==> flow/design.v <==
module vedic_2x2 (
    input  [1:0] a,
    input  [1:0] b,
    output [3:0] product
);
    wire [3:0] partial;
    wire c1, c2;
    assign partial[0] = a[0] & b[0];
    assign partial[1] = a[1] & b[0];
    assign partial[2] = a[0] & b[1];
    assign partial[3] = a[1] & b[1];
    assign product[0] = partial[0];
    assign {c1, product[1]} = partial[1] + partial[2];
    assign {c2, product[2]} = partial[3] + c1;
    assign product[3] = c2;
endmodule
module vedic_mult #(
    parameter WIDTH = 8
)(
    input  [WIDTH-1:0] a,
    input  [WIDTH-1:0] b,
    output [2*WIDTH-1:0] product
);
    generate
        if (WIDTH == 2) begin : base_case
            vedic_2x2 v2x2 (
                .a(a),
                .b(b),
                .product(product)
            );
        end else begin : recursive_case
            localparam HALF_WIDTH = WIDTH / 2;
            wire [WIDTH-1:0] q0, q1, q2, q3;
            wire [2*WIDTH-1:0] aligned_q0, aligned_q1, aligned_q2, aligned_q3;
            wire [2*WIDTH-1:0] temp1, temp2;
            vedic_mult #(HALF_WIDTH) m0 (
                .a(a[HALF_WIDTH-1:0]),
                .b(b[HALF_WIDTH-1:0]),
                .product(q0)
            );
            vedic_mult #(HALF_WIDTH) m1 (
                .a(a[WIDTH-1:HALF_WIDTH]),
                .b(b[HALF_WIDTH-1:0]),
                .product(q1)
            );
            vedic_mult #(HALF_WIDTH) m2 (
                .a(a[HALF_WIDTH-1:0]),
                .b(b[WIDTH-1:HALF_WIDTH]),
                .product(q2)
            );
            vedic_mult #(HALF_WIDTH) m3 (
                .a(a[WIDTH-1:HALF_WIDTH]),
                .b(b[WIDTH-1:HALF_WIDTH]),
                .product(q3)
            );
            assign aligned_q0 = {{WIDTH{1'b0}}, q0};
            assign aligned_q1 = {{HALF_WIDTH{1'b0}}, q1, {HALF_WIDTH{1'b0}}};
            assign aligned_q2 = {{HALF_WIDTH{1'b0}}, q2, {HALF_WIDTH{1'b0}}};
            assign aligned_q3 = {q3, {WIDTH{1'b0}}};
            assign temp1 = aligned_q0 + aligned_q1;
            assign temp2 = temp1 + aligned_q2;
            assign product = temp2 + aligned_q3;
        end
    endgenerate
endmodule
module sigmoid_activation #(
    parameter WIDTH = 16,
    parameter FRAC_BITS = 11
)(
    input  signed [WIDTH-1:0] x,
    output [WIDTH-1:0] y
);
    localparam signed [WIDTH-1:0] NEG_THRESHOLD = -(4 << FRAC_BITS);
    localparam signed [WIDTH-1:0] POS_THRESHOLD = (4 << FRAC_BITS);
    localparam [WIDTH-1:0] ZERO_VAL = {WIDTH{1'b0}};
    localparam [WIDTH-1:0] HALF_VAL = (1 << (WIDTH-1));
    localparam [WIDTH-1:0] ONE_VAL  = {WIDTH{1'b1}};
    reg [WIDTH-1:0] y_reg;
    always @(*) begin
        if ($signed(x) < NEG_THRESHOLD)
            y_reg = ZERO_VAL;
        else if ($signed(x) > POS_THRESHOLD)
            y_reg = ONE_VAL;
        else
            y_reg = HALF_VAL + {{3{x[WIDTH-1]}}, x[WIDTH-1:3]};
    end
    assign y = y_reg;
endmodule
module mac_unit #(
    parameter DATA_WIDTH = 8,
    parameter ACCUM_WIDTH = 32,
    parameter OUTPUT_WIDTH = 16,
    parameter USE_SQRT_CSLA = 1,
    parameter ENABLE_ACTIVATION = 1,
    parameter FRAC_BITS = 11
)(
    input  clk,
    input  rst_n,
    input  enable,
    input  clear_acc,
    input  [DATA_WIDTH-1:0] input_data,
    input  [DATA_WIDTH-1:0] weight,
    output [OUTPUT_WIDTH-1:0] mac_out,
    output [OUTPUT_WIDTH-1:0] activated_out,
    output valid,
    output overflow
);
    localparam MULT_WIDTH = 2 * DATA_WIDTH;
    wire [MULT_WIDTH-1:0] mult_result;
    reg [ACCUM_WIDTH-1:0] accumulator;
    reg [ACCUM_WIDTH-1:0] next_acc;
    wire [ACCUM_WIDTH:0] acc_sum;
    reg overflow_reg;
    reg valid_reg;
    vedic_mult #(
        .WIDTH(DATA_WIDTH)
    ) multiplier (
        .a(input_data),
        .b(weight),
        .product(mult_result)
    );
    assign acc_sum = {1'b0, accumulator} + {{(ACCUM_WIDTH-MULT_WIDTH+1){1'b0}}, mult_result};
    always @(*) begin
        if (enable) begin
            if (clear_acc) begin
                next_acc = {{(ACCUM_WIDTH-MULT_WIDTH){1'b0}}, mult_result};
            end else begin
                next_acc = acc_sum[ACCUM_WIDTH-1:0];
            end
        end else if (clear_acc) begin
            next_acc = {ACCUM_WIDTH{1'b0}};
        end else begin
            next_acc = accumulator;
        end
    end
    always @(posedge clk or negedge rst_n) begin
        if (!rst_n)
            accumulator <= {ACCUM_WIDTH{1'b0}};
        else
            accumulator <= next_acc;
    end
    always @(posedge clk or negedge rst_n) begin
        if (!rst_n)
            overflow_reg <= 1'b0;
        else if (clear_acc)
            overflow_reg <= 1'b0;
        else if (enable && acc_sum[ACCUM_WIDTH])
            overflow_reg <= 1'b1;
    end
    assign overflow = overflow_reg;
    assign mac_out = accumulator[OUTPUT_WIDTH-1:0];
    generate
        if (ENABLE_ACTIVATION) begin : gen_activation
            sigmoid_activation #(
                .WIDTH(OUTPUT_WIDTH),
                .FRAC_BITS(FRAC_BITS)
            ) activation (
                .x(mac_out),
                .y(activated_out)
            );
        end else begin : no_activation
            assign activated_out = mac_out;
        end
    endgenerate
    always @(posedge clk or negedge rst_n) begin
        if (!rst_n)
            valid_reg <= 1'b0;
        else
            valid_reg <= enable;
    end
    assign valid = valid_reg;
endmodule
module mac_array #(
    parameter NUM_CHANNELS = 4,
    parameter DATA_WIDTH = 8,
    parameter ACCUM_WIDTH = 32,
    parameter OUTPUT_WIDTH = 16
)(
    input  clk,
    input  rst_n,
    input  [NUM_CHANNELS-1:0] enable,
    input  [NUM_CHANNELS-1:0] clear_acc,
    input  [DATA_WIDTH*NUM_CHANNELS-1:0] input_data,
    input  [DATA_WIDTH*NUM_CHANNELS-1:0] weight,
    output [OUTPUT_WIDTH*NUM_CHANNELS-1:0] mac_out,
    output [OUTPUT_WIDTH*NUM_CHANNELS-1:0] activated_out,
    output [NUM_CHANNELS-1:0] valid,
    output [NUM_CHANNELS-1:0] overflow
);
    genvar i;
    generate
        for (i = 0; i < NUM_CHANNELS; i = i + 1) begin : mac_channels
            mac_unit #(
                .DATA_WIDTH(DATA_WIDTH),
                .ACCUM_WIDTH(ACCUM_WIDTH),
                .OUTPUT_WIDTH(OUTPUT_WIDTH)
            ) mac_inst (
                .clk(clk),
                .rst_n(rst_n),
                .enable(enable[i]),
                .clear_acc(clear_acc[i]),
                .input_data(input_data[DATA_WIDTH*(i+1)-1:DATA_WIDTH*i]),
                .weight(weight[DATA_WIDTH*(i+1)-1:DATA_WIDTH*i]),
                .mac_out(mac_out[OUTPUT_WIDTH*(i+1)-1:OUTPUT_WIDTH*i]),
                .activated_out(activated_out[OUTPUT_WIDTH*(i+1)-1:OUTPUT_WIDTH*i]),
                .valid(valid[i]),
                .overflow(overflow[i])
            );
        end
    endgenerate
endmodule
[From RTL to reports: mac_array]
Each step is given for the RTL above and for the edited RTL.
Lines under "original" count in the file above, lines under "edited" in the edited file.
"difference": "edited" minus "original" as printed here. "relative change": 100 x difference / "original".
Library cell names are shortened.
Not given: -
Set-up
  design top: mac_array
  clock input: clk
  standard-cell library: sky130hd
  corner: tt_025C_1v80

[Diff]
Unified diff, file above to edited file.
A script made this edit. It changes what the design does and was not meant as an optimisation.
begin of diff
@@ -163,10 +163,5 @@
         end
     endgenerate
-    always @(posedge clk or negedge rst_n) begin
-        if (!rst_n)
-            valid_reg <= 1'b0;
-        else
-            valid_reg <= enable;
-    end
+    always @(*) valid_reg = enable;
     assign valid = valid_reg;
 endmodule
end of diff

[Word level]
Yosys after proc, flatten, opt, wreduce and memory -nomap, before mapping. Memory bits, and registers merged into a memory's read port (data or address), are not among the register bits. Print and check cells are not counted. Equal cells are merged and count once.
Storage and ports
  output and inout bits: original 136, edited 136, difference 0, relative change 0.00%
  input port bits: original 74, edited 74, difference 0, relative change 0.00%
  cells after elaboration: original 512, edited 508, difference -4, relative change -0.78%
  register bits after elaboration: original 136, edited 132, difference -4, relative change -2.94%
Operators by class
  reductions and logical operators: original 12, edited 12, difference 0, relative change 0.00%
  order comparisons: original 8, edited 8, difference 0, relative change 0.00%
  multiplexer cells: original 28, edited 28, difference 0, relative change 0.00%
  bitwise gates (word level): original 256, edited 256, difference 0, relative change 0.00%
  add/subtract/negate cells: original 196, edited 196, difference 0, relative change 0.00%
Operators by type and width
  AND 1 bit: original 256, edited 256, difference 0, relative change 0.00%
  adder 1 x 1 -> 2 bit: original 128, edited 128, difference 0, relative change 0.00%
  adder 4 x 6 -> 7 bit: original 16, edited 16, difference 0, relative change 0.00%
  adder 8 x 6 -> 8 bit: original 16, edited 16, difference 0, relative change 0.00%
  adder 8 bit: original 16, edited 16, difference 0, relative change 0.00%
  two-way mux 32 bit: original 12, edited 12, difference 0, relative change 0.00%
  two-way mux 1 bit: original 8, edited 8, difference 0, relative change 0.00%
  two-way mux 16 bit: original 8, edited 8, difference 0, relative change 0.00%
  nonzero test 2 bit: original 8, edited 8, difference 0, relative change 0.00%
  adder 13 x 12 -> 14 bit: original 4, edited 4, difference 0, relative change 0.00%
  adder 14 x 16 -> 16 bit: original 4, edited 4, difference 0, relative change 0.00%
  adder 16 bit with constant A: original 4, edited 4, difference 0, relative change 0.00%
  adder 32 x 16 -> 33 bit: original 4, edited 4, difference 0, relative change 0.00%
  adder 8 x 12 -> 13 bit: original 4, edited 4, difference 0, relative change 0.00%
  > comparator 16 x 15 -> 1 bit with constant B: original 4, edited 4, difference 0, relative change 0.00%
  logical AND 1 bit: original 4, edited 4, difference 0, relative change 0.00%
  < comparator 16 x 14 -> 1 bit with constant B: original 4, edited 4, difference 0, relative change 0.00%

[Logic depth]
Longest topological path by Yosys (ltp), each cell counted once; first at word level (registers and memories cut), then after technology mapping (sequential cells cut; the memories' decode and read muxes count).
Logic depth
  depth after elaboration: original 13, edited 13, difference 0, relative change 0.00%
  ABC_AREA: original 0, edited 0
  depth in mapped cells: original 31, edited 31, difference 0, relative change 0.00%
  depth with buffers taken out: original 30, edited 30, difference 0, relative change 0.00%

[Netlist]
Yosys stat after the flow's synthesis: flattened, memories mapped to cells. It holds for the ABC_AREA given above (unset counts as 0); a run with the other value may have another netlist.
Synthesis totals
  flip-flop cells: original 136, edited 132, difference -4, relative change -2.94%
  buffers: original 123, edited 124, difference +1, relative change +0.81%
  sequential area (sq um): original 3403.3, edited 3303.2, difference -100.1, relative change -2.94%
  chip area (Yosys) (sq um): original 21316.7, edited 21460.6, difference +143.9, relative change +0.68%
  standard cells after synthesis: original 2526, edited 2547, difference +21, relative change +0.83%
Cells by type
  xor2_1: original 101, edited 79, difference -22, relative change -21.78%
  o21a_1: original 28, edited 42, difference +14, relative change +50.00%
  nor2_1: original 111, edited 124, difference +13, relative change +11.71%
  xnor2_1: original 93, edited 106, difference +13, relative change +13.98%
  and3_1: original 24, edited 13, difference -11, relative change -45.83%
  o21ai_0: original 94, edited 104, difference +10, relative change +10.64%
  o31ai_1: original 15, edited 5, difference -10, relative change -66.67%
  or4_1: original 11, edited 3, difference -8, relative change -72.73%
  nand3b_1: original 1, edited 8, difference +7, relative change +700.00%
  mux2i_1: original 37, edited 31, difference -6, relative change -16.22%
  nor3_1: original 18, edited 24, difference +6, relative change +33.33%
  a21oi_1: original 149, edited 144, difference -5, relative change -3.36%
  a21o_1: original 75, edited 70, difference -5, relative change -6.67%
  a211o_1: original 5, edited 10, difference +5, relative change +100.00%
  a21oi_2: original 0, edited 5, difference +5
  dfrtp_1: original 136, edited 132, difference -4, relative change -2.94%
  o211ai_1: original 14, edited 10, difference -4, relative change -28.57%
  a31oi_1: original 12, edited 16, difference +4, relative change +33.33%
The list need not be complete.
By module: a second synthesis without flattening, with its own total; a netlist apart from the flattened one above.
Unflattened totals
  cell total of the unflattened synthesis: original 2320, edited 2296, difference -24, relative change -1.03%
  area (unflattened synthesis) (sq um): original 20184.4, edited 19924.1, difference -260.3, relative change -1.29%
Rows give one instance, submodules left out.
Modules, original
  mac_unit: area 2504.9 sq um, cells 284, instances 4, seq. area 850.8 sq um
  vedic_mult (WIDTH=4): area 249.0 sq um, cells 27, instances 16, seq. area 0.0 sq um
  vedic_2x2: area 50.0 sq um, cells 6, instances 64, seq. area 0.0 sq um
  vedic_mult (WIDTH=8): area 564.3 sq um, cells 66, instances 4, seq. area 0.0 sq um
  sigmoid_activation: area 180.2 sq um, cells 26, instances 4, seq. area 0.0 sq um
  vedic_mult (WIDTH=2): area 0.0 sq um, cells 0, instances 64, seq. area 0.0 sq um
  mac_array: area 0.0 sq um, cells 0, instances 1, seq. area 0.0 sq um
Modules, edited
  mac_unit: area 2439.8 sq um, cells 278, instances 4, seq. area 825.8 sq um
  vedic_mult (WIDTH=4): area 249.0 sq um, cells 27, instances 16, seq. area 0.0 sq um
  vedic_2x2: area 50.0 sq um, cells 6, instances 64, seq. area 0.0 sq um
  vedic_mult (WIDTH=8): area 564.3 sq um, cells 66, instances 4, seq. area 0.0 sq um
  sigmoid_activation: area 180.2 sq um, cells 26, instances 4, seq. area 0.0 sq um
  vedic_mult (WIDTH=2): area 0.0 sq um, cells 0, instances 64, seq. area 0.0 sq um
  mac_array: area 0.0 sq um, cells 0, instances 1, seq. area 0.0 sq um

[Worst setup path after synthesis]
OpenSTA on the mapped netlist: ideal clock, no wires. The path of least setup slack (recovery checks aside). Input and output delay are each 20% of the period. Register names are those of the netlist, which keeps one name where synthesis merged equal registers.
Timing path after synthesis
  kind: original input to register, edited input to register
  start: original input port input_data[17], edited input port input_data[1]
  end: original register mac_channels[2].mac_inst.accumulator[28], edited register mac_channels[0].mac_inst.accumulator[28]
  path slack (ns): original 0.180, edited 0.366, difference +0.186
  setup time (ns): original 0.078, edited 0.125, difference +0.047
  path delay (ns): original 6.620, edited 6.434, difference -0.186, relative change -2.81%
  input delay (ns): original 1.700, edited 1.700, difference 0.000, relative change 0.00%
  data required time (ns): original 8.422, edited 8.375, difference -0.047, relative change -0.56%
  buffers on the path: original 1, edited 0, difference -1, relative change -100.00%
  data arrival time (ns): original 8.242, edited 8.009, difference -0.233, relative change -2.83%
  launch time at the first pin (ns): original 1.700, edited 1.700, difference 0.000, relative change 0.00%
  driving pins on the path: original 27, edited 27, difference 0, relative change 0.00%
  period (ns): original 8.5, edited 8.5, difference 0.0, relative change 0.00%
  synthesis period reached (ns): original 8.32, edited 8.134, difference -0.186, relative change -2.24%
"path delay" = arrival - input delay + setup time.
"driving pins on the path" counts driving pins, that of a launching flip-flop among them; a cell with two outputs on the path counts twice.
"synthesis period reached" = period - worst setup slack (recovery checks aside). The figure is calculated, with input and output delays left at 20% of the set period.
Between the ends stands the longest chain of elaborated cells between them, by number of cells; it is not shown to be the way that was timed. Of several equally long chains one is given.
A line is the first line of the expression or statement that the cell stems from. Yosys adds cells for indexed reads and writes and turns some case tables into memories.
On the way, after synthesis, original
  cells stage by stage: and2_1 > ha_1 > ha_1 > ha_1 > fa_1 > xor2_1 > fa_1 > fa_1 > a21o_1 > a21oi_1 > xor2_1 > fa_1 > inv_1 > ha_1 > nand3_1 > nor2_1 > a2111oi_0 > o21ai_0 > xor2_1 > ha_1 > clkbuf_1 > nand2_1 > nor4_1 > o21a_1 > nor3_1 > or4_1 > a21oi_1
  cells in the longest elaborated chain: 12
  elaborated cells between the ends (all ways): 28
  RTL lines with such cells: 10
  classes of those cells: 18 x add/sub; 2 x mux; 8 x logic
RTL lines, path after synthesis, original
  from (decl): RTL line 183  | input  [DATA_WIDTH*NUM_CHANNELS-1:0] input_data,
  AND 1 bit: RTL line 9  | assign partial[1] = a[1] & b[0];
  adder 1 x 1 -> 2 bit: RTL line 13
  adder 1 x 1 -> 2 bit: RTL line 14
  adder 4 x 6 -> 7 bit: RTL line 60  | assign temp1 = aligned_q0 + aligned_q1;
  adder 8 x 6 -> 8 bit: RTL line 61  | assign temp2 = temp1 + aligned_q2;
  adder 8 bit: RTL line 62
  adder 8 x 12 -> 13 bit: RTL line 60
  adder 13 x 12 -> 14 bit: RTL line 61
  adder 14 x 16 -> 16 bit: RTL line 62
  adder 32 x 16 -> 33 bit: RTL line 122  | assign acc_sum = {1'b0, accumulator} + {{(ACCUM_WIDTH-MULT_WIDTH+1){1'b0}}, mult_result};
  two-way mux 32 bit: RTL line 125  | if (clear_acc) begin
  two-way mux 32 bit: RTL line 124  | if (enable) begin
  to (assign): RTL line 138  | accumulator <= {ACCUM_WIDTH{1'b0}};
  to (assign): RTL line 140  | accumulator <= next_acc;
  to (decl): RTL line 110  | reg [ACCUM_WIDTH-1:0] accumulator;
On the way, after synthesis, edited
  cells stage by stage: and2_1 > ha_1 > ha_1 > ha_1 > fa_1 > xor2_1 > fa_1 > fa_1 > a21o_1 > a21oi_1 > xor2_1 > fa_1 > inv_1 > ha_1 > nor2b_1 > o31a_1 > or4_1 > a31oi_1 > xnor2_1 > ha_1 > a21o_1 > a211o_1 > a21oi_1 > nand2b_1 > a31oi_1 > nand4_1 > mux2_2
  cells in the longest elaborated chain: 12
  elaborated cells between the ends (all ways): 28
  RTL lines with such cells: 10
  classes of those cells: 18 x add/sub; 2 x mux; 8 x logic
RTL lines, path after synthesis, edited
  from (decl): RTL line 178  | input  [DATA_WIDTH*NUM_CHANNELS-1:0] input_data,
  AND 1 bit: RTL line 9  | assign partial[1] = a[1] & b[0];
  adder 1 x 1 -> 2 bit: RTL line 13
  adder 1 x 1 -> 2 bit: RTL line 14
  adder 4 x 6 -> 7 bit: RTL line 60  | assign temp1 = aligned_q0 + aligned_q1;
  adder 8 x 6 -> 8 bit: RTL line 61  | assign temp2 = temp1 + aligned_q2;
  adder 8 bit: RTL line 62
  adder 8 x 12 -> 13 bit: RTL line 60
  adder 13 x 12 -> 14 bit: RTL line 61
  adder 14 x 16 -> 16 bit: RTL line 62
  adder 32 x 16 -> 33 bit: RTL line 122  | assign acc_sum = {1'b0, accumulator} + {{(ACCUM_WIDTH-MULT_WIDTH+1){1'b0}}, mult_result};
  two-way mux 32 bit: RTL line 125  | if (clear_acc) begin
  two-way mux 32 bit: RTL line 124  | if (enable) begin
  to (assign): RTL line 138  | accumulator <= {ACCUM_WIDTH{1'b0}};
  to (assign): RTL line 140  | accumulator <= next_acc;
  to (decl): RTL line 110  | reg [ACCUM_WIDTH-1:0] accumulator;

[Timing after layout]
From the final timing report of the runs of pair 1: the path of least setup slack in the routed layout; clock arrival at registers is part of the times.
Timing path post-layout
  kind: original input to register, edited input to register
  start: original input port input_data[25], edited input port input_data[0]
  end: original register mac_channels[3].mac_inst.accumulator[18], edited register mac_channels[0].mac_inst.accumulator[24]
  buffers on the path: original 3, edited 2, difference -1, relative change -33.33%
  path slack (ns): original 0.20, edited 0.19, difference -0.01
  data arrival time (ns): original 8.48, edited 8.44, difference -0.04, relative change -0.47%
  setup time (ns): original 0.07, edited 0.11, difference +0.04
  period (ns): original 8.31, edited 8.31, difference 0.00, relative change 0.00%
  input delay (ns): original 1.66, edited 1.66, difference 0.00, relative change 0.00%
  driving pins on the path: original 26, edited 27, difference +1, relative change +3.85%
  launch time at the first pin (ns): original 1.66, edited 1.66, difference 0.00, relative change 0.00%
  data required time (ns): original 8.68, edited 8.64, difference -0.04, relative change -0.46%
Between the ends stands the longest chain of elaborated cells between them, by number of cells; it is not shown to be the way that was timed. Of several equally long chains one is given.
On the way, post-layout, original
  cells stage by stage: clkdlybuf4s50_1 > buf_4 > and2_1 > ha_1 > ha_1 > ha_1 > fa_1 > xor2_2 > fa_1 > inv_1 > fa_1 > xor2_1 > fa_1 > inv_1 > ha_1 > buf_4 > o21a_1 > o21ai_0 > o21bai_1 > xor2_1 > ha_1 > nand4_1 > a2111oi_4 > nor3_4 > or4_4 > a21oi_2
  cells in the longest elaborated chain: 12
  elaborated cells between the ends (all ways): 28
  RTL lines with such cells: 10
  classes of those cells: 18 x add/sub; 2 x mux; 8 x logic
RTL lines, path post-layout, original
  from (decl): RTL line 183  | input  [DATA_WIDTH*NUM_CHANNELS-1:0] input_data,
  AND 1 bit: RTL line 9  | assign partial[1] = a[1] & b[0];
  adder 1 x 1 -> 2 bit: RTL line 13
  adder 1 x 1 -> 2 bit: RTL line 14
  adder 4 x 6 -> 7 bit: RTL line 60  | assign temp1 = aligned_q0 + aligned_q1;
  adder 8 x 6 -> 8 bit: RTL line 61  | assign temp2 = temp1 + aligned_q2;
  adder 8 bit: RTL line 62
  adder 8 x 12 -> 13 bit: RTL line 60
  adder 13 x 12 -> 14 bit: RTL line 61
  adder 14 x 16 -> 16 bit: RTL line 62
  adder 32 x 16 -> 33 bit: RTL line 122  | assign acc_sum = {1'b0, accumulator} + {{(ACCUM_WIDTH-MULT_WIDTH+1){1'b0}}, mult_result};
  two-way mux 32 bit: RTL line 125  | if (clear_acc) begin
  two-way mux 32 bit: RTL line 124  | if (enable) begin
  to (assign): RTL line 138  | accumulator <= {ACCUM_WIDTH{1'b0}};
  to (assign): RTL line 140  | accumulator <= next_acc;
  to (decl): RTL line 110  | reg [ACCUM_WIDTH-1:0] accumulator;
On the way, post-layout, edited
  cells stage by stage: clkdlybuf4s50_1 > buf_4 > and2_1 > ha_1 > ha_1 > ha_2 > fa_1 > xor2_1 > fa_1 > inv_1 > fa_2 > inv_1 > fa_1 > ha_1 > o21a_1 > o31a_1 > or4_4 > a31oi_4 > xnor2_2 > ha_1 > a21o_1 > a211o_1 > a21oi_2 > nand2b_4 > a31oi_4 > nand3_1 > mux2_2
  cells in the longest elaborated chain: 12
  elaborated cells between the ends (all ways): 28
  RTL lines with such cells: 10
  classes of those cells: 18 x add/sub; 2 x mux; 8 x logic
RTL lines, path post-layout, edited
  from (decl): RTL line 178  | input  [DATA_WIDTH*NUM_CHANNELS-1:0] input_data,
  AND 1 bit: RTL line 10  | assign partial[2] = a[0] & b[1];
  adder 1 x 1 -> 2 bit: RTL line 13
  adder 1 x 1 -> 2 bit: RTL line 14
  adder 4 x 6 -> 7 bit: RTL line 60  | assign temp1 = aligned_q0 + aligned_q1;
  adder 8 x 6 -> 8 bit: RTL line 61  | assign temp2 = temp1 + aligned_q2;
  adder 8 bit: RTL line 62
  adder 8 x 12 -> 13 bit: RTL line 60
  adder 13 x 12 -> 14 bit: RTL line 61
  adder 14 x 16 -> 16 bit: RTL line 62
  adder 32 x 16 -> 33 bit: RTL line 122  | assign acc_sum = {1'b0, accumulator} + {{(ACCUM_WIDTH-MULT_WIDTH+1){1'b0}}, mult_result};
  two-way mux 32 bit: RTL line 125  | if (clear_acc) begin
  two-way mux 32 bit: RTL line 124  | if (enable) begin
  to (assign): RTL line 138  | accumulator <= {ACCUM_WIDTH{1'b0}};
  to (assign): RTL line 140  | accumulator <= next_acc;
  to (decl): RTL line 110  | reg [ACCUM_WIDTH-1:0] accumulator;

[Measured runs]
Both versions went through the flow (Yosys, OpenROAD) with the same settings in each pair. Constraints: input delay and output delay 20% of the set period each, output load 0.01 pF.
Settings, pair 1
  period_ns: 8.31
  CAP_MARGIN: 20
  CORE_MARGIN: 2
  CORE_UTILIZATION: 40
  SLEW_MARGIN: 20
Measured results, pair 1
  utilization in the final report (%): original 50.2, edited 50.9, difference +0.7
  worst setup slack after layout (ns): original 0.203, edited 0.195, difference -0.008
  reached clock period (ns): original 8.107, edited 8.115, difference +0.008, relative change +0.10%
  die area (sq um): original 55154.5, edited 55519.1, difference +364.6, relative change +0.66%
  total negative slack (ns): original 0.000, edited 0.000, difference 0.000
  standard-cell area after layout (sq um): original 26426.6, edited 26873.3, difference +446.7, relative change +1.69%
  netlist area reported by Yosys (sq um): original 21316.7, edited 21460.6, difference +143.9, relative change +0.68%
  worst-case hold slack (ns): original 0.505, edited 0.517, difference +0.012
Settings, pair 2
  ABC_AREA: 0
  CORE_ASPECT_RATIO: 0.64
  CORE_MARGIN: 10
  CORE_UTILIZATION: 32
  CTS_CLUSTER_SIZE: 41
  GPL_ROUTABILITY_DRIVEN: 0
  SETUP_SLACK_MARGIN: 1.09
  SLEW_MARGIN: 10
  period_ns: 8.76
  CAP_MARGIN: 20
Measured results, pair 2
  utilization in the final report (%): original 42.5, edited 43.2, difference +0.7
  worst setup slack after layout (ns): original 1.047, edited 1.021, difference -0.026
  reached clock period (ns): original 7.713, edited 7.739, difference +0.026, relative change +0.34%
  die area (sq um): original 77596.6, edited 78082.3, difference +485.7, relative change +0.63%
  total negative slack (ns): original 0.000, edited 0.000, difference 0.000
  standard-cell area after layout (sq um): original 27963.1, edited 28473.6, difference +510.5, relative change +1.83%
  netlist area reported by Yosys (sq um): original 21316.7, edited 21460.6, difference +143.9, relative change +0.68%
  worst-case hold slack (ns): original 0.509, edited 0.529, difference +0.020
"reached clock period" means the clock period less the worst setup slack. The figure is calculated, with input and output delays left at 20% of the set period.
